==> flow/design.v <==
module ProcessingElement(
  input         clock,
  input         reset,
  input  [7:0]  io_price,
  output [10:0] io_agentIdx,
  output        io_rewardIn_ready,
  input         io_rewardIn_valid,
  input  [7:0]  io_rewardIn_bits_reward,
  input  [10:0] io_rewardIn_bits_idx,
  input         io_rewardIn_bits_last,
  input         io_PEResultOut_ready,
  output        io_PEResultOut_valid,
  output [7:0]  io_PEResultOut_bits_benefit,
  output [7:0]  io_PEResultOut_bits_oldPrice,
  output [10:0] io_PEResultOut_bits_id,
  output        io_PEResultOut_bits_last
);
  reg [7:0] s1_last;  
  reg [7:0] s1_reward;  
  reg [7:0] s1_idx;  
  reg  s1_valid;  
  reg [7:0] s2_price;  
  reg [7:0] s2_idx;  
  reg  s2_last;  
  reg  s2_valid;  
  reg [7:0] s2_reward;  
  reg [7:0] s3_benefit;  
  reg [7:0] s3_oldPrice;  
  reg  s3_valid;  
  reg [7:0] s3_last;  
  reg [7:0] s3_idx;  
  wire  stall = ~io_PEResultOut_ready;  
  wire  fire = io_rewardIn_ready & io_rewardIn_valid;  
  wire [10:0] _GEN_2 = fire ? io_rewardIn_bits_idx : {{3'd0}, s1_idx};  
  wire [8:0] _diff_T = {1'b0,$signed(s2_reward)};  
  wire [8:0] _diff_T_1 = {1'b0,$signed(s2_price)};  
  wire [8:0] diff = $signed(_diff_T) - $signed(_diff_T_1);  
  wire [10:0] _GEN_9 = ~stall ? _GEN_2 : {{3'd0}, s1_idx};  
  wire [7:0] _GEN_14 = ~stall ? s1_last : {{7'd0}, s2_last};  
  assign io_agentIdx = stall ? {3'd0, s1_idx} : io_rewardIn_bits_idx;
  assign io_rewardIn_ready = ~stall;  
  assign io_PEResultOut_valid = s3_valid;  
  assign io_PEResultOut_bits_benefit = s3_benefit;  
  assign io_PEResultOut_bits_oldPrice = s3_oldPrice;  
  assign io_PEResultOut_bits_id = {{3'd0}, s3_idx};  
  assign io_PEResultOut_bits_last = s3_last[0];  
  always @(posedge clock) begin
    if (reset) begin  
      s1_last <= 8'h0;  
    end else if (~stall) begin  
      if (fire) begin  
        s1_last <= {{7'd0}, io_rewardIn_bits_last};  
      end
    end
    if (reset) begin  
      s1_reward <= 8'h0;  
    end else if (~stall) begin  
      if (fire) begin  
        s1_reward <= io_rewardIn_bits_reward;  
      end
    end
    if (reset) begin  
      s1_idx <= 8'h0;  
    end else begin
      s1_idx <= _GEN_9[7:0];
    end
    if (reset) begin  
      s1_valid <= 1'h0;  
    end else if (~stall) begin  
      s1_valid <= fire;  
    end
    if (reset) begin  
      s2_price <= 8'h0;  
    end else if (~stall) begin  
      s2_price <= io_price;  
    end
    if (reset) begin  
      s2_idx <= 8'h0;  
    end else if (~stall) begin  
      s2_idx <= s1_idx;  
    end
    if (reset) begin  
      s2_last <= 1'h0;  
    end else begin
      s2_last <= _GEN_14[0];
    end
    if (reset) begin  
      s2_valid <= 1'h0;  
    end else if (~stall) begin  
      s2_valid <= s1_valid;  
    end
    if (reset) begin  
      s2_reward <= 8'h0;  
    end else if (~stall) begin  
      s2_reward <= s1_reward;  
    end
    if (reset) begin  
      s3_benefit <= 8'h0;  
    end else if (~stall) begin  
      if (diff[8]) begin  
        s3_benefit <= 8'h0;
      end else begin
        s3_benefit <= diff[7:0];
      end
    end
    if (reset) begin  
      s3_oldPrice <= 8'h0;  
    end else if (~stall) begin  
      s3_oldPrice <= s2_price;  
    end
    if (reset) begin  
      s3_valid <= 1'h0;  
    end else if (~stall) begin  
      s3_valid <= s2_valid;  
    end
    if (reset) begin  
      s3_last <= 8'h0;  
    end else if (~stall) begin  
      s3_last <= {{7'd0}, s2_last};  
    end
    if (reset) begin  
      s3_idx <= 8'h0;  
    end else if (~stall) begin  
      s3_idx <= s2_idx;  
    end
  end
endmodule
module SearchTask(
  input         clock,
  input         reset,
  output        io_benefitIn_0_ready,
  input         io_benefitIn_0_valid,
  input  [7:0]  io_benefitIn_0_bits_benefit,
  input  [7:0]  io_benefitIn_0_bits_oldPrice,
  input  [10:0] io_benefitIn_0_bits_id,
  input         io_benefitIn_0_bits_last,
  output        io_benefitIn_1_ready,
  input         io_benefitIn_1_valid,
  input  [7:0]  io_benefitIn_1_bits_benefit,
  input  [7:0]  io_benefitIn_1_bits_oldPrice,
  input  [10:0] io_benefitIn_1_bits_id,
  output        io_benefitIn_2_ready,
  input         io_benefitIn_2_valid,
  input  [7:0]  io_benefitIn_2_bits_benefit,
  input  [7:0]  io_benefitIn_2_bits_oldPrice,
  input  [10:0] io_benefitIn_2_bits_id,
  output        io_benefitIn_3_ready,
  input         io_benefitIn_3_valid,
  input  [7:0]  io_benefitIn_3_bits_benefit,
  input  [7:0]  io_benefitIn_3_bits_oldPrice,
  input  [10:0] io_benefitIn_3_bits_id,
  output        io_benefitIn_4_ready,
  input         io_benefitIn_4_valid,
  input  [7:0]  io_benefitIn_4_bits_benefit,
  input  [7:0]  io_benefitIn_4_bits_oldPrice,
  input  [10:0] io_benefitIn_4_bits_id,
  output        io_benefitIn_5_ready,
  input         io_benefitIn_5_valid,
  input  [7:0]  io_benefitIn_5_bits_benefit,
  input  [7:0]  io_benefitIn_5_bits_oldPrice,
  input  [10:0] io_benefitIn_5_bits_id,
  output        io_benefitIn_6_ready,
  input         io_benefitIn_6_valid,
  input  [7:0]  io_benefitIn_6_bits_benefit,
  input  [7:0]  io_benefitIn_6_bits_oldPrice,
  input  [10:0] io_benefitIn_6_bits_id,
  output        io_benefitIn_7_ready,
  input         io_benefitIn_7_valid,
  input  [7:0]  io_benefitIn_7_bits_benefit,
  input  [7:0]  io_benefitIn_7_bits_oldPrice,
  input  [10:0] io_benefitIn_7_bits_id,
  input         io_resultOut_ready,
  output        io_resultOut_valid,
  output [10:0] io_resultOut_bits_winner,
  output [7:0]  io_resultOut_bits_bid
);
  reg  s_valid_0;  
  reg  s_valid_1;  
  reg  s_valid_2;  
  reg  s_valid_3;  
  reg  s_last_0;  
  reg  s_last_1;  
  reg  s_last_2;  
  reg  s_last_3;  
  reg [7:0] compRegs_0_0_benefit;  
  reg [10:0] compRegs_0_0_id;  
  reg [7:0] compRegs_0_0_runningBid;  
  reg [7:0] compRegs_0_0_oldPrice;  
  reg [7:0] compRegs_0_1_benefit;  
  reg [10:0] compRegs_0_1_id;  
  reg [7:0] compRegs_0_1_runningBid;  
  reg [7:0] compRegs_0_1_oldPrice;  
  reg [7:0] compRegs_0_2_benefit;  
  reg [10:0] compRegs_0_2_id;  
  reg [7:0] compRegs_0_2_runningBid;  
  reg [7:0] compRegs_0_2_oldPrice;  
  reg [7:0] compRegs_0_3_benefit;  
  reg [10:0] compRegs_0_3_id;  
  reg [7:0] compRegs_0_3_runningBid;  
  reg [7:0] compRegs_0_3_oldPrice;  
  reg [7:0] compRegs_0_4_benefit;  
  reg [10:0] compRegs_0_4_id;  
  reg [7:0] compRegs_0_4_runningBid;  
  reg [7:0] compRegs_0_4_oldPrice;  
  reg [7:0] compRegs_0_5_benefit;  
  reg [10:0] compRegs_0_5_id;  
  reg [7:0] compRegs_0_5_runningBid;  
  reg [7:0] compRegs_0_5_oldPrice;  
  reg [7:0] compRegs_0_6_benefit;  
  reg [10:0] compRegs_0_6_id;  
  reg [7:0] compRegs_0_6_runningBid;  
  reg [7:0] compRegs_0_6_oldPrice;  
  reg [7:0] compRegs_0_7_benefit;  
  reg [10:0] compRegs_0_7_id;  
  reg [7:0] compRegs_0_7_runningBid;  
  reg [7:0] compRegs_0_7_oldPrice;  
  reg [7:0] compRegs_1_0_benefit;  
  reg [10:0] compRegs_1_0_id;  
  reg [7:0] compRegs_1_0_runningBid;  
  reg [7:0] compRegs_1_0_oldPrice;  
  reg [7:0] compRegs_1_1_benefit;  
  reg [10:0] compRegs_1_1_id;  
  reg [7:0] compRegs_1_1_runningBid;  
  reg [7:0] compRegs_1_1_oldPrice;  
  reg [7:0] compRegs_1_2_benefit;  
  reg [10:0] compRegs_1_2_id;  
  reg [7:0] compRegs_1_2_runningBid;  
  reg [7:0] compRegs_1_2_oldPrice;  
  reg [7:0] compRegs_1_3_benefit;  
  reg [10:0] compRegs_1_3_id;  
  reg [7:0] compRegs_1_3_runningBid;  
  reg [7:0] compRegs_1_3_oldPrice;  
  reg [7:0] compRegs_2_0_benefit;  
  reg [10:0] compRegs_2_0_id;  
  reg [7:0] compRegs_2_0_runningBid;  
  reg [7:0] compRegs_2_0_oldPrice;  
  reg [7:0] compRegs_2_1_benefit;  
  reg [10:0] compRegs_2_1_id;  
  reg [7:0] compRegs_2_1_runningBid;  
  reg [7:0] compRegs_2_1_oldPrice;  
  reg [7:0] compRegs_3_0_benefit;  
  reg [10:0] compRegs_3_0_id;  
  reg [7:0] compRegs_3_0_runningBid;  
  reg [7:0] compRegs_3_0_oldPrice;  
  reg [7:0] slast_runningWinner_benefit;  
  reg [10:0] slast_runningWinner_id;  
  reg [7:0] slast_runningWinner_runningBid;  
  reg [7:0] slast_runningWinner_oldPrice;  
  reg  slast_valid;  
  reg  slast_last;  
  wire  stall = ~io_resultOut_ready & slast_valid;  
  wire  _fire_T = io_benefitIn_0_ready & io_benefitIn_0_valid;  
  wire  _fire_T_1 = io_benefitIn_1_ready & io_benefitIn_1_valid;  
  wire  _fire_T_2 = io_benefitIn_2_ready & io_benefitIn_2_valid;  
  wire  _fire_T_3 = io_benefitIn_3_ready & io_benefitIn_3_valid;  
  wire  _fire_T_4 = io_benefitIn_4_ready & io_benefitIn_4_valid;  
  wire  _fire_T_5 = io_benefitIn_5_ready & io_benefitIn_5_valid;  
  wire  _fire_T_6 = io_benefitIn_6_ready & io_benefitIn_6_valid;  
  wire  _fire_T_7 = io_benefitIn_7_ready & io_benefitIn_7_valid;  
  wire  fire = _fire_T | _fire_T_1 | _fire_T_2 | _fire_T_3 | _fire_T_4 | _fire_T_5 | _fire_T_6 | _fire_T_7;  
  wire [7:0] hypoBid = compRegs_0_0_benefit - compRegs_0_1_benefit;  
  wire [7:0] hypoBid_1 = compRegs_0_1_benefit - compRegs_0_0_benefit;  
  wire [7:0] hypoBid_2 = compRegs_0_2_benefit - compRegs_0_3_benefit;  
  wire [7:0] hypoBid_3 = compRegs_0_3_benefit - compRegs_0_2_benefit;  
  wire [7:0] hypoBid_4 = compRegs_0_4_benefit - compRegs_0_5_benefit;  
  wire [7:0] hypoBid_5 = compRegs_0_5_benefit - compRegs_0_4_benefit;  
  wire [7:0] hypoBid_6 = compRegs_0_6_benefit - compRegs_0_7_benefit;  
  wire [7:0] hypoBid_7 = compRegs_0_7_benefit - compRegs_0_6_benefit;  
  wire [7:0] hypoBid_8 = compRegs_1_0_benefit - compRegs_1_1_benefit;  
  wire [7:0] hypoBid_9 = compRegs_1_1_benefit - compRegs_1_0_benefit;  
  wire [7:0] hypoBid_10 = compRegs_1_2_benefit - compRegs_1_3_benefit;  
  wire [7:0] hypoBid_11 = compRegs_1_3_benefit - compRegs_1_2_benefit;  
  wire [7:0] hypoBid_12 = compRegs_2_0_benefit - compRegs_2_1_benefit;  
  wire [7:0] hypoBid_13 = compRegs_2_1_benefit - compRegs_2_0_benefit;  
  wire [7:0] hypoBid_14 = compRegs_3_0_benefit - slast_runningWinner_benefit;  
  wire [7:0] _slast_runningWinner_runningBid_T_1 = hypoBid_14 < compRegs_3_0_runningBid ? hypoBid_14 :
    compRegs_3_0_runningBid;  
  wire [7:0] hypoBid_15 = slast_runningWinner_benefit - compRegs_3_0_benefit;  
  wire [7:0] _slast_runningWinner_runningBid_T_3 = hypoBid_15 < slast_runningWinner_runningBid ? hypoBid_15 :
    slast_runningWinner_runningBid;  
  wire [7:0] _io_resultOut_bits_bid_T_1 = slast_runningWinner_oldPrice + 8'h1;  
  wire [7:0] _io_resultOut_bits_bid_T_3 = slast_runningWinner_runningBid + slast_runningWinner_oldPrice;  
  wire [7:0] _GEN_152 = slast_runningWinner_benefit == 8'h0 ? 8'h0 : _io_resultOut_bits_bid_T_3;  
  assign io_benefitIn_0_ready = ~stall;  
  assign io_benefitIn_1_ready = ~stall;  
  assign io_benefitIn_2_ready = ~stall;  
  assign io_benefitIn_3_ready = ~stall;  
  assign io_benefitIn_4_ready = ~stall;  
  assign io_benefitIn_5_ready = ~stall;  
  assign io_benefitIn_6_ready = ~stall;  
  assign io_benefitIn_7_ready = ~stall;  
  assign io_resultOut_valid = slast_valid & slast_last;  
  assign io_resultOut_bits_winner = slast_runningWinner_id;  
  assign io_resultOut_bits_bid = slast_runningWinner_runningBid == 8'h0 & slast_runningWinner_benefit > 8'h0 ?
    _io_resultOut_bits_bid_T_1 : _GEN_152;  
  always @(posedge clock) begin
    if (reset) begin  
      s_valid_0 <= 1'h0;  
    end else if (~stall) begin  
      s_valid_0 <= fire;  
    end
    if (reset) begin  
      s_valid_1 <= 1'h0;  
    end else if (~stall) begin  
      s_valid_1 <= s_valid_0;  
    end
    if (reset) begin  
      s_valid_2 <= 1'h0;  
    end else if (~stall) begin  
      s_valid_2 <= s_valid_1;  
    end
    if (reset) begin  
      s_valid_3 <= 1'h0;  
    end else if (~stall) begin  
      s_valid_3 <= s_valid_2;  
    end
    if (reset) begin  
      s_last_0 <= 1'h0;  
    end else if (~stall) begin  
      if (fire) begin  
        s_last_0 <= io_benefitIn_0_bits_last;  
      end
    end
    if (reset) begin  
      s_last_1 <= 1'h0;  
    end else if (~stall) begin  
      s_last_1 <= s_last_0;  
    end
    if (reset) begin  
      s_last_2 <= 1'h0;  
    end else if (~stall) begin  
      s_last_2 <= s_last_1;  
    end
    if (reset) begin  
      s_last_3 <= 1'h0;  
    end else if (~stall) begin  
      s_last_3 <= s_last_2;  
    end
    if (reset) begin  
      compRegs_0_0_benefit <= 8'h0;  
    end else if (~stall) begin  
      if (fire) begin  
        if (_fire_T) begin  
          compRegs_0_0_benefit <= io_benefitIn_0_bits_benefit;  
        end else begin
          compRegs_0_0_benefit <= 8'h0;  
        end
      end
    end
    if (reset) begin  
      compRegs_0_0_id <= 11'h0;  
    end else if (~stall) begin  
      if (fire) begin  
        compRegs_0_0_id <= io_benefitIn_0_bits_id;  
      end
    end
    if (reset) begin  
      compRegs_0_0_runningBid <= 8'h0;  
    end else if (~stall) begin  
      if (fire) begin  
        compRegs_0_0_runningBid <= 8'hff;  
      end
    end
    if (reset) begin  
      compRegs_0_0_oldPrice <= 8'h0;  
    end else if (~stall) begin  
      if (fire) begin  
        compRegs_0_0_oldPrice <= io_benefitIn_0_bits_oldPrice;  
      end
    end
    if (reset) begin  
      compRegs_0_1_benefit <= 8'h0;  
    end else if (~stall) begin  
      if (fire) begin  
        if (_fire_T_1) begin  
          compRegs_0_1_benefit <= io_benefitIn_1_bits_benefit;  
        end else begin
          compRegs_0_1_benefit <= 8'h0;  
        end
      end
    end
    if (reset) begin  
      compRegs_0_1_id <= 11'h0;  
    end else if (~stall) begin  
      if (fire) begin  
        compRegs_0_1_id <= io_benefitIn_1_bits_id;  
      end
    end
    if (reset) begin  
      compRegs_0_1_runningBid <= 8'h0;  
    end else if (~stall) begin  
      if (fire) begin  
        compRegs_0_1_runningBid <= 8'hff;  
      end
    end
    if (reset) begin  
      compRegs_0_1_oldPrice <= 8'h0;  
    end else if (~stall) begin  
      if (fire) begin  
        compRegs_0_1_oldPrice <= io_benefitIn_1_bits_oldPrice;  
      end
    end
    if (reset) begin  
      compRegs_0_2_benefit <= 8'h0;  
    end else if (~stall) begin  
      if (fire) begin  
        if (_fire_T_2) begin  
          compRegs_0_2_benefit <= io_benefitIn_2_bits_benefit;  
        end else begin
          compRegs_0_2_benefit <= 8'h0;  
        end
      end
    end
    if (reset) begin  
      compRegs_0_2_id <= 11'h0;  
    end else if (~stall) begin  
      if (fire) begin  
        compRegs_0_2_id <= io_benefitIn_2_bits_id;  
      end
    end
    if (reset) begin  
      compRegs_0_2_runningBid <= 8'h0;  
    end else if (~stall) begin  
      if (fire) begin  
        compRegs_0_2_runningBid <= 8'hff;  
      end
    end
    if (reset) begin  
      compRegs_0_2_oldPrice <= 8'h0;  
    end else if (~stall) begin  
      if (fire) begin  
        compRegs_0_2_oldPrice <= io_benefitIn_2_bits_oldPrice;  
      end
    end
    if (reset) begin  
      compRegs_0_3_benefit <= 8'h0;  
    end else if (~stall) begin  
      if (fire) begin  
        if (_fire_T_3) begin  
          compRegs_0_3_benefit <= io_benefitIn_3_bits_benefit;  
        end else begin
          compRegs_0_3_benefit <= 8'h0;  
        end
      end
    end
    if (reset) begin  
      compRegs_0_3_id <= 11'h0;  
    end else if (~stall) begin  
      if (fire) begin  
        compRegs_0_3_id <= io_benefitIn_3_bits_id;  
      end
    end
    if (reset) begin  
      compRegs_0_3_runningBid <= 8'h0;  
    end else if (~stall) begin  
      if (fire) begin  
        compRegs_0_3_runningBid <= 8'hff;  
      end
    end
    if (reset) begin  
      compRegs_0_3_oldPrice <= 8'h0;  
    end else if (~stall) begin  
      if (fire) begin  
        compRegs_0_3_oldPrice <= io_benefitIn_3_bits_oldPrice;  
      end
    end
    if (reset) begin  
      compRegs_0_4_benefit <= 8'h0;  
    end else if (~stall) begin  
      if (fire) begin  
        if (_fire_T_4) begin  
          compRegs_0_4_benefit <= io_benefitIn_4_bits_benefit;  
        end else begin
          compRegs_0_4_benefit <= 8'h0;  
        end
      end
    end
    if (reset) begin  
      compRegs_0_4_id <= 11'h0;  
    end else if (~stall) begin  
      if (fire) begin  
        compRegs_0_4_id <= io_benefitIn_4_bits_id;  
      end
    end
    if (reset) begin  
      compRegs_0_4_runningBid <= 8'h0;  
    end else if (~stall) begin  
      if (fire) begin  
        compRegs_0_4_runningBid <= 8'hff;  
      end
    end
    if (reset) begin  
      compRegs_0_4_oldPrice <= 8'h0;  
    end else if (~stall) begin  
      if (fire) begin  
        compRegs_0_4_oldPrice <= io_benefitIn_4_bits_oldPrice;  
      end
    end
    if (reset) begin  
      compRegs_0_5_benefit <= 8'h0;  
    end else if (~stall) begin  
      if (fire) begin  
        if (_fire_T_5) begin  
          compRegs_0_5_benefit <= io_benefitIn_5_bits_benefit;  
        end else begin
          compRegs_0_5_benefit <= 8'h0;  
        end
      end
    end
    if (reset) begin  
      compRegs_0_5_id <= 11'h0;  
    end else if (~stall) begin  
      if (fire) begin  
        compRegs_0_5_id <= io_benefitIn_5_bits_id;  
      end
    end
    if (reset) begin  
      compRegs_0_5_runningBid <= 8'h0;  
    end else if (~stall) begin  
      if (fire) begin  
        compRegs_0_5_runningBid <= 8'hff;  
      end
    end
    if (reset) begin  
      compRegs_0_5_oldPrice <= 8'h0;  
    end else if (~stall) begin  
      if (fire) begin  
        compRegs_0_5_oldPrice <= io_benefitIn_5_bits_oldPrice;  
      end
    end
    if (reset) begin  
      compRegs_0_6_benefit <= 8'h0;  
    end else if (~stall) begin  
      if (fire) begin  
        if (_fire_T_6) begin  
          compRegs_0_6_benefit <= io_benefitIn_6_bits_benefit;  
        end else begin
          compRegs_0_6_benefit <= 8'h0;  
        end
      end
    end
    if (reset) begin  
      compRegs_0_6_id <= 11'h0;  
    end else if (~stall) begin  
      if (fire) begin  
        compRegs_0_6_id <= io_benefitIn_6_bits_id;  
      end
    end
    if (reset) begin  
      compRegs_0_6_runningBid <= 8'h0;  
    end else if (~stall) begin  
      if (fire) begin  
        compRegs_0_6_runningBid <= 8'hff;  
      end
    end
    if (reset) begin  
      compRegs_0_6_oldPrice <= 8'h0;  
    end else if (~stall) begin  
      if (fire) begin  
        compRegs_0_6_oldPrice <= io_benefitIn_6_bits_oldPrice;  
      end
    end
    if (reset) begin  
      compRegs_0_7_benefit <= 8'h0;  
    end else if (~stall) begin  
      if (fire) begin  
        if (_fire_T_7) begin  
          compRegs_0_7_benefit <= io_benefitIn_7_bits_benefit;  
        end else begin
          compRegs_0_7_benefit <= 8'h0;  
        end
      end
    end
    if (reset) begin  
      compRegs_0_7_id <= 11'h0;  
    end else if (~stall) begin  
      if (fire) begin  
        compRegs_0_7_id <= io_benefitIn_7_bits_id;  
      end
    end
    if (reset) begin  
      compRegs_0_7_runningBid <= 8'h0;  
    end else if (~stall) begin  
      if (fire) begin  
        compRegs_0_7_runningBid <= 8'hff;  
      end
    end
    if (reset) begin  
      compRegs_0_7_oldPrice <= 8'h0;  
    end else if (~stall) begin  
      if (fire) begin  
        compRegs_0_7_oldPrice <= io_benefitIn_7_bits_oldPrice;  
      end
    end
    if (reset) begin  
      compRegs_1_0_benefit <= 8'h0;  
    end else if (~stall) begin  
      if (compRegs_0_0_benefit >= compRegs_0_1_benefit) begin  
        compRegs_1_0_benefit <= compRegs_0_0_benefit;  
      end else begin
        compRegs_1_0_benefit <= compRegs_0_1_benefit;  
      end
    end
    if (reset) begin  
      compRegs_1_0_id <= 11'h0;  
    end else if (~stall) begin  
      if (compRegs_0_0_benefit >= compRegs_0_1_benefit) begin  
        compRegs_1_0_id <= compRegs_0_0_id;  
      end else begin
        compRegs_1_0_id <= compRegs_0_1_id;  
      end
    end
    if (reset) begin  
      compRegs_1_0_runningBid <= 8'h0;  
    end else if (~stall) begin  
      if (compRegs_0_0_benefit >= compRegs_0_1_benefit) begin  
        if (hypoBid < compRegs_0_0_runningBid) begin  
          compRegs_1_0_runningBid <= hypoBid;
        end else begin
          compRegs_1_0_runningBid <= compRegs_0_0_runningBid;
        end
      end else if (hypoBid_1 < compRegs_0_1_runningBid) begin  
        compRegs_1_0_runningBid <= hypoBid_1;
      end else begin
        compRegs_1_0_runningBid <= compRegs_0_1_runningBid;
      end
    end
    if (reset) begin  
      compRegs_1_0_oldPrice <= 8'h0;  
    end else if (~stall) begin  
      if (compRegs_0_0_benefit >= compRegs_0_1_benefit) begin  
        compRegs_1_0_oldPrice <= compRegs_0_0_oldPrice;  
      end else begin
        compRegs_1_0_oldPrice <= compRegs_0_1_oldPrice;  
      end
    end
    if (reset) begin  
      compRegs_1_1_benefit <= 8'h0;  
    end else if (~stall) begin  
      if (compRegs_0_2_benefit >= compRegs_0_3_benefit) begin  
        compRegs_1_1_benefit <= compRegs_0_2_benefit;  
      end else begin
        compRegs_1_1_benefit <= compRegs_0_3_benefit;  
      end
    end
    if (reset) begin  
      compRegs_1_1_id <= 11'h0;  
    end else if (~stall) begin  
      if (compRegs_0_2_benefit >= compRegs_0_3_benefit) begin  
        compRegs_1_1_id <= compRegs_0_2_id;  
      end else begin
        compRegs_1_1_id <= compRegs_0_3_id;  
      end
    end
    if (reset) begin  
      compRegs_1_1_runningBid <= 8'h0;  
    end else if (~stall) begin  
      if (compRegs_0_2_benefit >= compRegs_0_3_benefit) begin  
        if (hypoBid_2 < compRegs_0_2_runningBid) begin  
          compRegs_1_1_runningBid <= hypoBid_2;
        end else begin
          compRegs_1_1_runningBid <= compRegs_0_2_runningBid;
        end
      end else if (hypoBid_3 < compRegs_0_3_runningBid) begin  
        compRegs_1_1_runningBid <= hypoBid_3;
      end else begin
        compRegs_1_1_runningBid <= compRegs_0_3_runningBid;
      end
    end
    if (reset) begin  
      compRegs_1_1_oldPrice <= 8'h0;  
    end else if (~stall) begin  
      if (compRegs_0_2_benefit >= compRegs_0_3_benefit) begin  
        compRegs_1_1_oldPrice <= compRegs_0_2_oldPrice;  
      end else begin
        compRegs_1_1_oldPrice <= compRegs_0_3_oldPrice;  
      end
    end
    if (reset) begin  
      compRegs_1_2_benefit <= 8'h0;  
    end else if (~stall) begin  
      if (compRegs_0_4_benefit >= compRegs_0_5_benefit) begin  
        compRegs_1_2_benefit <= compRegs_0_4_benefit;  
      end else begin
        compRegs_1_2_benefit <= compRegs_0_5_benefit;  
      end
    end
    if (reset) begin  
      compRegs_1_2_id <= 11'h0;  
    end else if (~stall) begin  
      if (compRegs_0_4_benefit >= compRegs_0_5_benefit) begin  
        compRegs_1_2_id <= compRegs_0_4_id;  
      end else begin
        compRegs_1_2_id <= compRegs_0_5_id;  
      end
    end
    if (reset) begin  
      compRegs_1_2_runningBid <= 8'h0;  
    end else if (~stall) begin  
      if (compRegs_0_4_benefit >= compRegs_0_5_benefit) begin  
        if (hypoBid_4 < compRegs_0_4_runningBid) begin  
          compRegs_1_2_runningBid <= hypoBid_4;
        end else begin
          compRegs_1_2_runningBid <= compRegs_0_4_runningBid;
        end
      end else if (hypoBid_5 < compRegs_0_5_runningBid) begin  
        compRegs_1_2_runningBid <= hypoBid_5;
      end else begin
        compRegs_1_2_runningBid <= compRegs_0_5_runningBid;
      end
    end
    if (reset) begin  
      compRegs_1_2_oldPrice <= 8'h0;  
    end else if (~stall) begin  
      if (compRegs_0_4_benefit >= compRegs_0_5_benefit) begin  
        compRegs_1_2_oldPrice <= compRegs_0_4_oldPrice;  
      end else begin
        compRegs_1_2_oldPrice <= compRegs_0_5_oldPrice;  
      end
    end
    if (reset) begin  
      compRegs_1_3_benefit <= 8'h0;  
    end else if (~stall) begin  
      if (compRegs_0_6_benefit >= compRegs_0_7_benefit) begin  
        compRegs_1_3_benefit <= compRegs_0_6_benefit;  
      end else begin
        compRegs_1_3_benefit <= compRegs_0_7_benefit;  
      end
    end
    if (reset) begin  
      compRegs_1_3_id <= 11'h0;  
    end else if (~stall) begin  
      if (compRegs_0_6_benefit >= compRegs_0_7_benefit) begin  
        compRegs_1_3_id <= compRegs_0_6_id;  
      end else begin
        compRegs_1_3_id <= compRegs_0_7_id;  
      end
    end
    if (reset) begin  
      compRegs_1_3_runningBid <= 8'h0;  
    end else if (~stall) begin  
      if (compRegs_0_6_benefit >= compRegs_0_7_benefit) begin  
        if (hypoBid_6 < compRegs_0_6_runningBid) begin  
          compRegs_1_3_runningBid <= hypoBid_6;
        end else begin
          compRegs_1_3_runningBid <= compRegs_0_6_runningBid;
        end
      end else if (hypoBid_7 < compRegs_0_7_runningBid) begin  
        compRegs_1_3_runningBid <= hypoBid_7;
      end else begin
        compRegs_1_3_runningBid <= compRegs_0_7_runningBid;
      end
    end
    if (reset) begin  
      compRegs_1_3_oldPrice <= 8'h0;  
    end else if (~stall) begin  
      if (compRegs_0_6_benefit >= compRegs_0_7_benefit) begin  
        compRegs_1_3_oldPrice <= compRegs_0_6_oldPrice;  
      end else begin
        compRegs_1_3_oldPrice <= compRegs_0_7_oldPrice;  
      end
    end
    if (reset) begin  
      compRegs_2_0_benefit <= 8'h0;  
    end else if (~stall) begin  
      if (compRegs_1_0_benefit >= compRegs_1_1_benefit) begin  
        compRegs_2_0_benefit <= compRegs_1_0_benefit;  
      end else begin
        compRegs_2_0_benefit <= compRegs_1_1_benefit;  
      end
    end
    if (reset) begin  
      compRegs_2_0_id <= 11'h0;  
    end else if (~stall) begin  
      if (compRegs_1_0_benefit >= compRegs_1_1_benefit) begin  
        compRegs_2_0_id <= compRegs_1_0_id;  
      end else begin
        compRegs_2_0_id <= compRegs_1_1_id;  
      end
    end
    if (reset) begin  
      compRegs_2_0_runningBid <= 8'h0;  
    end else if (~stall) begin  
      if (compRegs_1_0_benefit >= compRegs_1_1_benefit) begin  
        if (hypoBid_8 < compRegs_1_0_runningBid) begin  
          compRegs_2_0_runningBid <= hypoBid_8;
        end else begin
          compRegs_2_0_runningBid <= compRegs_1_0_runningBid;
        end
      end else if (hypoBid_9 < compRegs_1_1_runningBid) begin  
        compRegs_2_0_runningBid <= hypoBid_9;
      end else begin
        compRegs_2_0_runningBid <= compRegs_1_1_runningBid;
      end
    end
    if (reset) begin  
      compRegs_2_0_oldPrice <= 8'h0;  
    end else if (~stall) begin  
      if (compRegs_1_0_benefit >= compRegs_1_1_benefit) begin  
        compRegs_2_0_oldPrice <= compRegs_1_0_oldPrice;  
      end else begin
        compRegs_2_0_oldPrice <= compRegs_1_1_oldPrice;  
      end
    end
    if (reset) begin  
      compRegs_2_1_benefit <= 8'h0;  
    end else if (~stall) begin  
      if (compRegs_1_2_benefit >= compRegs_1_3_benefit) begin  
        compRegs_2_1_benefit <= compRegs_1_2_benefit;  
      end else begin
        compRegs_2_1_benefit <= compRegs_1_3_benefit;  
      end
    end
    if (reset) begin  
      compRegs_2_1_id <= 11'h0;  
    end else if (~stall) begin  
      if (compRegs_1_2_benefit >= compRegs_1_3_benefit) begin  
        compRegs_2_1_id <= compRegs_1_2_id;  
      end else begin
        compRegs_2_1_id <= compRegs_1_3_id;  
      end
    end
    if (reset) begin  
      compRegs_2_1_runningBid <= 8'h0;  
    end else if (~stall) begin  
      if (compRegs_1_2_benefit >= compRegs_1_3_benefit) begin  
        if (hypoBid_10 < compRegs_1_2_runningBid) begin  
          compRegs_2_1_runningBid <= hypoBid_10;
        end else begin
          compRegs_2_1_runningBid <= compRegs_1_2_runningBid;
        end
      end else if (hypoBid_11 < compRegs_1_3_runningBid) begin  
        compRegs_2_1_runningBid <= hypoBid_11;
      end else begin
        compRegs_2_1_runningBid <= compRegs_1_3_runningBid;
      end
    end
    if (reset) begin  
      compRegs_2_1_oldPrice <= 8'h0;  
    end else if (~stall) begin  
      if (compRegs_1_2_benefit >= compRegs_1_3_benefit) begin  
        compRegs_2_1_oldPrice <= compRegs_1_2_oldPrice;  
      end else begin
        compRegs_2_1_oldPrice <= compRegs_1_3_oldPrice;  
      end
    end
    if (reset) begin  
      compRegs_3_0_benefit <= 8'h0;  
    end else if (~stall) begin  
      if (compRegs_2_0_benefit >= compRegs_2_1_benefit) begin  
        compRegs_3_0_benefit <= compRegs_2_0_benefit;  
      end else begin
        compRegs_3_0_benefit <= compRegs_2_1_benefit;  
      end
    end
    if (reset) begin  
      compRegs_3_0_id <= 11'h0;  
    end else if (~stall) begin  
      if (compRegs_2_0_benefit >= compRegs_2_1_benefit) begin  
        compRegs_3_0_id <= compRegs_2_0_id;  
      end else begin
        compRegs_3_0_id <= compRegs_2_1_id;  
      end
    end
    if (reset) begin  
      compRegs_3_0_runningBid <= 8'h0;  
    end else if (~stall) begin  
      if (compRegs_2_0_benefit >= compRegs_2_1_benefit) begin  
        if (hypoBid_12 < compRegs_2_0_runningBid) begin  
          compRegs_3_0_runningBid <= hypoBid_12;
        end else begin
          compRegs_3_0_runningBid <= compRegs_2_0_runningBid;
        end
      end else if (hypoBid_13 < compRegs_2_1_runningBid) begin  
        compRegs_3_0_runningBid <= hypoBid_13;
      end else begin
        compRegs_3_0_runningBid <= compRegs_2_1_runningBid;
      end
    end
    if (reset) begin  
      compRegs_3_0_oldPrice <= 8'h0;  
    end else if (~stall) begin  
      if (compRegs_2_0_benefit >= compRegs_2_1_benefit) begin  
        compRegs_3_0_oldPrice <= compRegs_2_0_oldPrice;  
      end else begin
        compRegs_3_0_oldPrice <= compRegs_2_1_oldPrice;  
      end
    end
    if (reset) begin  
      slast_runningWinner_benefit <= 8'h0;  
    end else if (~stall) begin  
      if (slast_last | ~slast_valid) begin  
        slast_runningWinner_benefit <= compRegs_3_0_benefit;  
      end else if (compRegs_3_0_benefit > slast_runningWinner_benefit) begin  
        slast_runningWinner_benefit <= compRegs_3_0_benefit;  
      end
    end
    if (reset) begin  
      slast_runningWinner_id <= 11'h0;  
    end else if (~stall) begin  
      if (slast_last | ~slast_valid) begin  
        slast_runningWinner_id <= compRegs_3_0_id;  
      end else if (compRegs_3_0_benefit > slast_runningWinner_benefit) begin  
        slast_runningWinner_id <= compRegs_3_0_id;  
      end
    end
    if (reset) begin  
      slast_runningWinner_runningBid <= 8'h0;  
    end else if (~stall) begin  
      if (slast_last | ~slast_valid) begin  
        slast_runningWinner_runningBid <= compRegs_3_0_runningBid;  
      end else if (compRegs_3_0_benefit > slast_runningWinner_benefit) begin  
        slast_runningWinner_runningBid <= _slast_runningWinner_runningBid_T_1;  
      end else begin
        slast_runningWinner_runningBid <= _slast_runningWinner_runningBid_T_3;  
      end
    end
    if (reset) begin  
      slast_runningWinner_oldPrice <= 8'h0;  
    end else if (~stall) begin  
      if (slast_last | ~slast_valid) begin  
        slast_runningWinner_oldPrice <= compRegs_3_0_oldPrice;  
      end else if (compRegs_3_0_benefit > slast_runningWinner_benefit) begin  
        slast_runningWinner_oldPrice <= compRegs_3_0_oldPrice;  
      end
    end
    if (reset) begin  
      slast_valid <= 1'h0;  
    end else if (~stall) begin  
      slast_valid <= s_valid_3;  
    end
    if (reset) begin  
      slast_last <= 1'h0;  
    end else if (~stall) begin  
      slast_last <= s_last_3;  
    end
  end
endmodule
module AuctionSearch(
  input         clock,
  input         reset,
  output        io_rewardIn_0_ready,
  input         io_rewardIn_0_valid,
  input  [7:0]  io_rewardIn_0_reward,
  input  [10:0] io_rewardIn_0_idx,
  input         io_rewardIn_0_last,
  output [10:0] io_agentIdx_0,
  input  [7:0]  io_price_0,
  output        io_rewardIn_1_ready,
  input         io_rewardIn_1_valid,
  input  [7:0]  io_rewardIn_1_reward,
  input  [10:0] io_rewardIn_1_idx,
  output [10:0] io_agentIdx_1,
  input  [7:0]  io_price_1,
  output        io_rewardIn_2_ready,
  input         io_rewardIn_2_valid,
  input  [7:0]  io_rewardIn_2_reward,
  input  [10:0] io_rewardIn_2_idx,
  output [10:0] io_agentIdx_2,
  input  [7:0]  io_price_2,
  output        io_rewardIn_3_ready,
  input         io_rewardIn_3_valid,
  input  [7:0]  io_rewardIn_3_reward,
  input  [10:0] io_rewardIn_3_idx,
  output [10:0] io_agentIdx_3,
  input  [7:0]  io_price_3,
  output        io_rewardIn_4_ready,
  input         io_rewardIn_4_valid,
  input  [7:0]  io_rewardIn_4_reward,
  input  [10:0] io_rewardIn_4_idx,
  output [10:0] io_agentIdx_4,
  input  [7:0]  io_price_4,
  output        io_rewardIn_5_ready,
  input         io_rewardIn_5_valid,
  input  [7:0]  io_rewardIn_5_reward,
  input  [10:0] io_rewardIn_5_idx,
  output [10:0] io_agentIdx_5,
  input  [7:0]  io_price_5,
  output        io_rewardIn_6_ready,
  input         io_rewardIn_6_valid,
  input  [7:0]  io_rewardIn_6_reward,
  input  [10:0] io_rewardIn_6_idx,
  output [10:0] io_agentIdx_6,
  input  [7:0]  io_price_6,
  output        io_rewardIn_7_ready,
  input         io_rewardIn_7_valid,
  input  [7:0]  io_rewardIn_7_reward,
  input  [10:0] io_rewardIn_7_idx,
  output [10:0] io_agentIdx_7,
  input  [7:0]  io_price_7,
  input         io_resultOut_ready,
  output        io_resultOut_valid,
  output [10:0] io_resultOut_winner,
  output [7:0]  io_resultOut_bid
);
  wire        pe0_valid;
  wire [7:0]  pe0_benefit;
  wire [7:0]  pe0_oldPrice;
  wire [10:0] pe0_id;
  wire        pe0_last;
  wire        pe0_ready;
  wire        pe1_valid;
  wire [7:0]  pe1_benefit;
  wire [7:0]  pe1_oldPrice;
  wire [10:0] pe1_id;
  wire        pe1_last;
  wire        pe1_ready;
  wire        pe2_valid;
  wire [7:0]  pe2_benefit;
  wire [7:0]  pe2_oldPrice;
  wire [10:0] pe2_id;
  wire        pe2_last;
  wire        pe2_ready;
  wire        pe3_valid;
  wire [7:0]  pe3_benefit;
  wire [7:0]  pe3_oldPrice;
  wire [10:0] pe3_id;
  wire        pe3_last;
  wire        pe3_ready;
  wire        pe4_valid;
  wire [7:0]  pe4_benefit;
  wire [7:0]  pe4_oldPrice;
  wire [10:0] pe4_id;
  wire        pe4_last;
  wire        pe4_ready;
  wire        pe5_valid;
  wire [7:0]  pe5_benefit;
  wire [7:0]  pe5_oldPrice;
  wire [10:0] pe5_id;
  wire        pe5_last;
  wire        pe5_ready;
  wire        pe6_valid;
  wire [7:0]  pe6_benefit;
  wire [7:0]  pe6_oldPrice;
  wire [10:0] pe6_id;
  wire        pe6_last;
  wire        pe6_ready;
  wire        pe7_valid;
  wire [7:0]  pe7_benefit;
  wire [7:0]  pe7_oldPrice;
  wire [10:0] pe7_id;
  wire        pe7_last;
  wire        pe7_ready;
  ProcessingElement pes_0 (
    .clock(clock),
    .reset(reset),
    .io_price(io_price_0),
    .io_agentIdx(io_agentIdx_0),
    .io_rewardIn_ready(io_rewardIn_0_ready),
    .io_rewardIn_valid(io_rewardIn_0_valid),
    .io_rewardIn_bits_reward(io_rewardIn_0_reward),
    .io_rewardIn_bits_idx(io_rewardIn_0_idx),
    .io_rewardIn_bits_last(io_rewardIn_0_last),
    .io_PEResultOut_ready(pe0_ready),
    .io_PEResultOut_valid(pe0_valid),
    .io_PEResultOut_bits_benefit(pe0_benefit),
    .io_PEResultOut_bits_oldPrice(pe0_oldPrice),
    .io_PEResultOut_bits_id(pe0_id),
    .io_PEResultOut_bits_last(pe0_last)
  );
  ProcessingElement pes_1 (
    .clock(clock),
    .reset(reset),
    .io_price(io_price_1),
    .io_agentIdx(io_agentIdx_1),
    .io_rewardIn_ready(io_rewardIn_1_ready),
    .io_rewardIn_valid(io_rewardIn_1_valid),
    .io_rewardIn_bits_reward(io_rewardIn_1_reward),
    .io_rewardIn_bits_idx(io_rewardIn_1_idx),
    .io_rewardIn_bits_last(1'b0),
    .io_PEResultOut_ready(pe1_ready),
    .io_PEResultOut_valid(pe1_valid),
    .io_PEResultOut_bits_benefit(pe1_benefit),
    .io_PEResultOut_bits_oldPrice(pe1_oldPrice),
    .io_PEResultOut_bits_id(pe1_id),
    .io_PEResultOut_bits_last(pe1_last)
  );
  ProcessingElement pes_2 (
    .clock(clock),
    .reset(reset),
    .io_price(io_price_2),
    .io_agentIdx(io_agentIdx_2),
    .io_rewardIn_ready(io_rewardIn_2_ready),
    .io_rewardIn_valid(io_rewardIn_2_valid),
    .io_rewardIn_bits_reward(io_rewardIn_2_reward),
    .io_rewardIn_bits_idx(io_rewardIn_2_idx),
    .io_rewardIn_bits_last(1'b0),
    .io_PEResultOut_ready(pe2_ready),
    .io_PEResultOut_valid(pe2_valid),
    .io_PEResultOut_bits_benefit(pe2_benefit),
    .io_PEResultOut_bits_oldPrice(pe2_oldPrice),
    .io_PEResultOut_bits_id(pe2_id),
    .io_PEResultOut_bits_last(pe2_last)
  );
  ProcessingElement pes_3 (
    .clock(clock),
    .reset(reset),
    .io_price(io_price_3),
    .io_agentIdx(io_agentIdx_3),
    .io_rewardIn_ready(io_rewardIn_3_ready),
    .io_rewardIn_valid(io_rewardIn_3_valid),
    .io_rewardIn_bits_reward(io_rewardIn_3_reward),
    .io_rewardIn_bits_idx(io_rewardIn_3_idx),
    .io_rewardIn_bits_last(1'b0),
    .io_PEResultOut_ready(pe3_ready),
    .io_PEResultOut_valid(pe3_valid),
    .io_PEResultOut_bits_benefit(pe3_benefit),
    .io_PEResultOut_bits_oldPrice(pe3_oldPrice),
    .io_PEResultOut_bits_id(pe3_id),
    .io_PEResultOut_bits_last(pe3_last)
  );
  ProcessingElement pes_4 (
    .clock(clock),
    .reset(reset),
    .io_price(io_price_4),
    .io_agentIdx(io_agentIdx_4),
    .io_rewardIn_ready(io_rewardIn_4_ready),
    .io_rewardIn_valid(io_rewardIn_4_valid),
    .io_rewardIn_bits_reward(io_rewardIn_4_reward),
    .io_rewardIn_bits_idx(io_rewardIn_4_idx),
    .io_rewardIn_bits_last(1'b0),
    .io_PEResultOut_ready(pe4_ready),
    .io_PEResultOut_valid(pe4_valid),
    .io_PEResultOut_bits_benefit(pe4_benefit),
    .io_PEResultOut_bits_oldPrice(pe4_oldPrice),
    .io_PEResultOut_bits_id(pe4_id),
    .io_PEResultOut_bits_last(pe4_last)
  );
  ProcessingElement pes_5 (
    .clock(clock),
    .reset(reset),
    .io_price(io_price_5),
    .io_agentIdx(io_agentIdx_5),
    .io_rewardIn_ready(io_rewardIn_5_ready),
    .io_rewardIn_valid(io_rewardIn_5_valid),
    .io_rewardIn_bits_reward(io_rewardIn_5_reward),
    .io_rewardIn_bits_idx(io_rewardIn_5_idx),
    .io_rewardIn_bits_last(1'b0),
    .io_PEResultOut_ready(pe5_ready),
    .io_PEResultOut_valid(pe5_valid),
    .io_PEResultOut_bits_benefit(pe5_benefit),
    .io_PEResultOut_bits_oldPrice(pe5_oldPrice),
    .io_PEResultOut_bits_id(pe5_id),
    .io_PEResultOut_bits_last(pe5_last)
  );
  ProcessingElement pes_6 (
    .clock(clock),
    .reset(reset),
    .io_price(io_price_6),
    .io_agentIdx(io_agentIdx_6),
    .io_rewardIn_ready(io_rewardIn_6_ready),
    .io_rewardIn_valid(io_rewardIn_6_valid),
    .io_rewardIn_bits_reward(io_rewardIn_6_reward),
    .io_rewardIn_bits_idx(io_rewardIn_6_idx),
    .io_rewardIn_bits_last(1'b0),
    .io_PEResultOut_ready(pe6_ready),
    .io_PEResultOut_valid(pe6_valid),
    .io_PEResultOut_bits_benefit(pe6_benefit),
    .io_PEResultOut_bits_oldPrice(pe6_oldPrice),
    .io_PEResultOut_bits_id(pe6_id),
    .io_PEResultOut_bits_last(pe6_last)
  );
  ProcessingElement pes_7 (
    .clock(clock),
    .reset(reset),
    .io_price(io_price_7),
    .io_agentIdx(io_agentIdx_7),
    .io_rewardIn_ready(io_rewardIn_7_ready),
    .io_rewardIn_valid(io_rewardIn_7_valid),
    .io_rewardIn_bits_reward(io_rewardIn_7_reward),
    .io_rewardIn_bits_idx(io_rewardIn_7_idx),
    .io_rewardIn_bits_last(1'b0),
    .io_PEResultOut_ready(pe7_ready),
    .io_PEResultOut_valid(pe7_valid),
    .io_PEResultOut_bits_benefit(pe7_benefit),
    .io_PEResultOut_bits_oldPrice(pe7_oldPrice),
    .io_PEResultOut_bits_id(pe7_id),
    .io_PEResultOut_bits_last(pe7_last)
  );
  SearchTask search (
    .clock(clock),
    .reset(reset),
    .io_benefitIn_0_ready(pe0_ready),
    .io_benefitIn_0_valid(pe0_valid),
    .io_benefitIn_0_bits_benefit(pe0_benefit),
    .io_benefitIn_0_bits_oldPrice(pe0_oldPrice),
    .io_benefitIn_0_bits_id(pe0_id),
    .io_benefitIn_0_bits_last(pe0_last),
    .io_benefitIn_1_ready(pe1_ready),
    .io_benefitIn_1_valid(pe1_valid),
    .io_benefitIn_1_bits_benefit(pe1_benefit),
    .io_benefitIn_1_bits_oldPrice(pe1_oldPrice),
    .io_benefitIn_1_bits_id(pe1_id),
    .io_benefitIn_2_ready(pe2_ready),
    .io_benefitIn_2_valid(pe2_valid),
    .io_benefitIn_2_bits_benefit(pe2_benefit),
    .io_benefitIn_2_bits_oldPrice(pe2_oldPrice),
    .io_benefitIn_2_bits_id(pe2_id),
    .io_benefitIn_3_ready(pe3_ready),
    .io_benefitIn_3_valid(pe3_valid),
    .io_benefitIn_3_bits_benefit(pe3_benefit),
    .io_benefitIn_3_bits_oldPrice(pe3_oldPrice),
    .io_benefitIn_3_bits_id(pe3_id),
    .io_benefitIn_4_ready(pe4_ready),
    .io_benefitIn_4_valid(pe4_valid),
    .io_benefitIn_4_bits_benefit(pe4_benefit),
    .io_benefitIn_4_bits_oldPrice(pe4_oldPrice),
    .io_benefitIn_4_bits_id(pe4_id),
    .io_benefitIn_5_ready(pe5_ready),
    .io_benefitIn_5_valid(pe5_valid),
    .io_benefitIn_5_bits_benefit(pe5_benefit),
    .io_benefitIn_5_bits_oldPrice(pe5_oldPrice),
    .io_benefitIn_5_bits_id(pe5_id),
    .io_benefitIn_6_ready(pe6_ready),
    .io_benefitIn_6_valid(pe6_valid),
    .io_benefitIn_6_bits_benefit(pe6_benefit),
    .io_benefitIn_6_bits_oldPrice(pe6_oldPrice),
    .io_benefitIn_6_bits_id(pe6_id),
    .io_benefitIn_7_ready(pe7_ready),
    .io_benefitIn_7_valid(pe7_valid),
    .io_benefitIn_7_bits_benefit(pe7_benefit),
    .io_benefitIn_7_bits_oldPrice(pe7_oldPrice),
    .io_benefitIn_7_bits_id(pe7_id),
    .io_resultOut_ready(io_resultOut_ready),
    .io_resultOut_valid(io_resultOut_valid),
    .io_resultOut_bits_winner(io_resultOut_winner),
    .io_resultOut_bits_bid(io_resultOut_bid)
  );
endmodule
== Tool chain data of AuctionSearch ==
Tool output for the design above, in the order of the flow.
Line numbers count from 1 in the design file above.
Cell names lack the library's common part.
Not given: -

* Design top: AuctionSearch
* Clock: clock
* Standard-cell library: sky130hd
* Library corner: tt_025C_1v80

== After elaboration ==
Counts by Yosys on the flattened word-level netlist (proc, flatten, opt, wreduce; memories kept). Register bits leave out memories and registers merged into their read ports (data or address). Print and check cells are left out. Cells with the same type and inputs are merged into one.

* Bits in registers: 1022
* Elaborated cells: 332

* Add/subtract/negate cells: 26
* $lt $le $gt $ge: 25
* Mux-type cells: 78
* Bitwise gates (word level): 30
* Reduce/logical cells: 15

{| class="wikitable"
|+ Operators by type and width
! operator !! number
|-
| 2-to-1 mux 8 bit || 65
|-
| 2-to-1 mux 11 bit || 13
|-
| subtractor 8 bit || 16
|-
| less-than comparator 8 bit || 16
|-
| subtractor 8 x 8 -> 9 bit || 8
|-
| greater-or-equal comparator 8 bit || 7
|-
| AND reduction 2 bit || 11
|-
| AND 1 bit || 19
|-
| logical NOT 8 bit || 2
|-
| OR 1 bit || 8
|-
| adder 8 x 1 -> 8 bit with constant B || 1
|-
| > comparator 8 x 1 -> 1 bit with constant B || 1
|-
| adder 8 bit || 1
|-
| > comparator 8 bit || 1
|-
| inverter 1 bit || 3
|-
| nonzero test 3 bit || 1
|-
| nonzero test 2 bit || 1
|}

== Depth ==
Yosys ltp: most cells in a row. Word level: on the elaborated netlist, between registers, memories and ports. Mapped: between sequential cells and ports; inverters and the memories' decode and read muxes count.

* Depth after elaboration: 12
* ABC_AREA: 0
* Depth in mapped cells: 17

== After synthesis ==
Yosys stat after the flow's synthesis: flattened, memories mapped to cells. It holds for the ABC_AREA given above (unset counts as 0); a run with the other value may have another netlist.

* Cells in the netlist: 6125
* Synthesis area: 48308.8 um2
* Sequential part of the area: 19979.2 um2
* Mapped flip-flops: 998

{| class="wikitable"
|+ Cells by type
! cell type !! number
|-
| dfxtp_1 || 998
|-
| nand2_1 || 1579
|-
| a21oi_1 || 865
|-
| ha_1 || 304
|-
| mux2i_1 || 163
|-
| nor2_1 || 415
|-
| a211oi_1 || 204
|-
| clkbuf_1 || 340
|-
| inv_1 || 295
|-
| xnor2_1 || 89
|-
| a22oi_1 || 90
|-
| fa_1 || 25
|-
| o21ai_0 || 87
|-
| a21o_1 || 55
|-
| xor2_1 || 42
|-
| nand3_1 || 69
|-
| nor2b_1 || 54
|-
| a221oi_1 || 33
|}

Not listed: further types 61, cells in them 418.
The figures by module come from a second, unflattened synthesis with its own total; it is not the netlist above.

* Cell total of the unflattened synthesis: 5985
* Area (unflattened synthesis): 52845.7 um2

Rows give one instance, submodules left out.

{| class="wikitable"
|+ By module
! module !! instances !! cells !! area (um2)
|-
| SearchTask || 1 || 3440 || 28608.7
|-
| ProcessingElement || 8 || 318 || 3029.2
|-
| AuctionSearch || 1 || 1 || 3.8
|}

== Worst setup path after synthesis ==
Source: OpenSTA report_checks on the synthesized netlist (no wires, ideal clock, input and output delay 20% of the period each), path of least setup slack; recovery checks are left aside. Register names are those of the netlist, which keeps one name where synthesis merged equal registers.

* Kind: flip-flop to flip-flop
* Start: reg (name not given)
* End: reg search.compRegs_1_2_runningBid[0]
* Clock period: 4000 ps
* Library setup time: 117 ps
* Launch time at the first pin: 0 ps
* Data arrival time: 3681 ps
* Setup slack: 202 ps
* Path delay: 3798 ps
* Stages: 10
* Buffers on the path: 1
* Synthesis period reached: 3798 ps

"path delay" = arrival - input delay + setup time.
"stages": output pins that drive a net of the path, with the launching flip-flop's if there is one; two outputs of one cell count as two.
"synthesis period reached" = period - worst setup slack (recovery checks aside). The figure is calculated, with input and output delays left at 20% of the set period.
The rows between start and end are the longest chain of elaborated cells between them; the timing report does not say that the signal goes this way. Where chains are equally long, one stands for them.
A line is the first line of the expression or statement that the cell stems from. Yosys adds cells for indexed reads and writes and turns some case tables into memories.
A register here has more assigning lines than the two given.

* Cells stage by stage: dfxtp_1 -> buf_2 -> clkinv_1 -> ha_1 -> a2111oi_0 -> nand2_1 -> o22ai_1 -> mux2i_1 -> mux2i_1 -> a22o_1
* Cells in the longest elaborated chain: 3

{| class="wikitable"
|+ Ends and longest elaborated chain, after synthesis
! element !! line !! RTL
|-
| less-than comparator 8 bit || 706 || <nowiki>end else if (hypoBid_5 < compRegs_0_5_runningBid) begin</nowiki>
|-
| 2-to-1 mux 8 bit || 706 ||
|-
| 2-to-1 mux 8 bit || 700 || <nowiki>if (compRegs_0_4_benefit >= compRegs_0_5_benefit) begin</nowiki>
|-
| end: assignment || 702 || <nowiki>compRegs_1_2_runningBid <= hypoBid_4;</nowiki>
|-
| end: assignment || 704 || <nowiki>compRegs_1_2_runningBid <= compRegs_0_4_runningBid;</nowiki>
|-
| end: declaration || 227 || <nowiki>reg [7:0] compRegs_1_2_runningBid;</nowiki>
|}

== Path in the finished layout ==
Path of least setup slack in the final report of run A (OpenROAD, finished layout, wires in). Where an end is a register, its clock arrival counts in the times.
The report prints the path's times to 10 ps; the period is as set.

* Kind: flip-flop to output port
* Start: reg search.slast_runningWinner_runningBid[4]
* End: out io_resultOut_bid[0]
* Clock period: 3800 ps
* External output delay: 760 ps
* Launch time at the first pin: 740 ps
* Data arrival time: 2890 ps
* Setup slack: 150 ps
* Stages: 7
* Buffers on the path: 2

The rows between start and end are the longest chain of elaborated cells between them; the timing report does not say that the signal goes this way. Where chains are equally long, one stands for them.
A register here has more assigning lines than the two given.

* Cells stage by stage: dfxtp_1 -> or4_1 -> nor2_2 -> buf_6 -> mux2i_2 -> nor2_2 -> clkdlybuf4s50_1
* Cells in the longest elaborated chain: 3

{| class="wikitable"
|+ Ends and longest elaborated chain, after layout
! element !! line !! RTL
|-
| start: declaration || 247 || <nowiki>reg [7:0] slast_runningWinner_runningBid;</nowiki>
|-
| start: assignment || 911 || <nowiki>slast_runningWinner_runningBid <= compRegs_3_0_runningBid;</nowiki>
|-
| start: assignment || 913 || <nowiki>slast_runningWinner_runningBid <= _slast_runningWinner_runningBid_T_1;</nowiki>
|-
| logical NOT 8 bit || 294 || <nowiki>assign io_resultOut_bits_bid = slast_runningWinner_runningBid == 8'h0 & slast_runningWinner_benefit > 8'h0 ?</nowiki>
|-
| AND 1 bit || 294 ||
|-
| 2-to-1 mux 8 bit || 294 ||
|-
| end: declaration || 994 || <nowiki>output [7:0]  io_resultOut_bid</nowiki>
|}

Hand-over note for AuctionSearch

Record of 3 stored runs of the RTL-to-layout flow on AuctionSearch, platform sky130hd. The runs are unordered. Constraints: input delay and output delay 20% of the set period each, output load 0.01 pF.
By "achieved clock period" is meant the clock period of the run minus its worst setup slack. This is arithmetic on one report: input and output delays are still those of the set period (20% each).
By "worst setup path time" is meant the share of the clock period that the worst setup path is allowed (20% is reserved at inputs, 20% at outputs), minus its slack. Clock arrival times at its registers enter into it.
By "power" is meant OpenSTA's value without simulated activity: inputs other than the clock are taken to toggle once in ten clock periods, and the tool carries that through the logic.
"worst setup path time" is given in steps of 10 ps.

Run A
==> flow/run.sh <==
#!/bin/bash
# the make line also repeats the synthesis and layout settings of config.mk as NAME=value (left out here)
make -C /OpenROAD-flow-scripts/flow DESIGN_CONFIG=/design/flow/config.mk WORK_HOME=/design/flow/orfs CLKGATE_MAP_FILE= finish
==> flow/config.mk <==
export PLATFORM = sky130hd
export DESIGN_NAME = AuctionSearch
export DESIGN_NICKNAME = AuctionSearch
export VERILOG_FILES = /design/flow/design.v
export SDC_FILE = /design/flow/constraint.sdc
export NUM_CORES = 4
export LEC_CHECK = 0
export CAP_MARGIN = 20
export CORE_MARGIN = 2
export CORE_UTILIZATION = 25
export PLACE_DENSITY = 0.6
export SLEW_MARGIN = 20
==> flow/constraint.sdc <==
create_clock -name core_clock -period 3.8 [get_ports {clock}]
set_input_delay 0.7600 -clock core_clock [delete_from_list [all_inputs] [get_ports {clock}]]
set_output_delay 0.7600 -clock core_clock [all_outputs]
set_load 0.01 [all_outputs]

==> results of run A <==
chip area after synthesis (Yosys): 48308.8 um2
die area: 196768.0 um2
utilization: 30.4 %
worst setup slack after layout: 146 ps
total negative slack: 0 ps
worst hold slack: 438 ps
power: 0.025022 W
achieved clock period: 3654 ps
worst setup path time: 2890 ps
worst setup path kind: flip-flop to output port

Run B
==> flow/run.sh <==
#!/bin/bash
# the make line also repeats the synthesis and layout settings of config.mk as NAME=value (left out here)
make -C /OpenROAD-flow-scripts/flow DESIGN_CONFIG=/design/flow/config.mk WORK_HOME=/design/flow/orfs CLKGATE_MAP_FILE= finish
==> flow/config.mk <==
export PLATFORM = sky130hd
export DESIGN_NAME = AuctionSearch
export DESIGN_NICKNAME = AuctionSearch
export VERILOG_FILES = /design/flow/design.v
export SDC_FILE = /design/flow/constraint.sdc
export NUM_CORES = 4
export LEC_CHECK = 0
export CAP_MARGIN = 20
export CORE_MARGIN = 2
export CORE_UTILIZATION = 40
export PLACE_DENSITY = 0.6
export SLEW_MARGIN = 20
==> flow/constraint.sdc <==
create_clock -name core_clock -period 4.0 [get_ports {clock}]
set_input_delay 0.8000 -clock core_clock [delete_from_list [all_inputs] [get_ports {clock}]]
set_output_delay 0.8000 -clock core_clock [all_outputs]
set_load 0.01 [all_outputs]

==> results of run B <==
chip area after synthesis (Yosys): 48308.8 um2
die area: 123566.0 um2
utilization: 47.7 %
worst setup slack after layout: 246 ps
total negative slack: 0 ps
worst hold slack: 425 ps
power: 0.023953 W
achieved clock period: 3754 ps
worst setup path time: 2950 ps
worst setup path kind: flip-flop to output port

Run C
==> flow/run.sh <==
#!/bin/bash
# the make line also repeats the synthesis and layout settings of config.mk as NAME=value (left out here)
make -C /OpenROAD-flow-scripts/flow DESIGN_CONFIG=/design/flow/config.mk WORK_HOME=/design/flow/orfs CLKGATE_MAP_FILE= finish
==> flow/config.mk <==
export PLATFORM = sky130hd
export DESIGN_NAME = AuctionSearch
export DESIGN_NICKNAME = AuctionSearch
export VERILOG_FILES = /design/flow/design.v
export SDC_FILE = /design/flow/constraint.sdc
export NUM_CORES = 4
export LEC_CHECK = 0
export CAP_MARGIN = 20
export CELL_PAD_IN_SITES_GLOBAL_PLACEMENT = 0
export CORE_MARGIN = 8
export CORE_UTILIZATION = 41
export MAX_ROUTING_LAYER = met5
export MIN_ROUTING_LAYER = met2
export PLACE_DENSITY = 0.9
export SLEW_MARGIN = 10
==> flow/constraint.sdc <==
create_clock -name core_clock -period 6.45 [get_ports {clock}]
set_input_delay 1.2900 -clock core_clock [delete_from_list [all_inputs] [get_ports {clock}]]
set_output_delay 1.2900 -clock core_clock [all_outputs]
set_load 0.01 [all_outputs]

==> results of run C <==
chip area after synthesis (Yosys): 48308.8 um2
die area: 129068.0 um2
utilization: 47.7 %
worst setup slack after layout: 1538 ps
total negative slack: 0 ps
worst hold slack: 430 ps
power: 0.014487 W
achieved clock period: 4912 ps
worst setup path time: 3620 ps
worst setup path kind: flip-flop to output port

End of note.
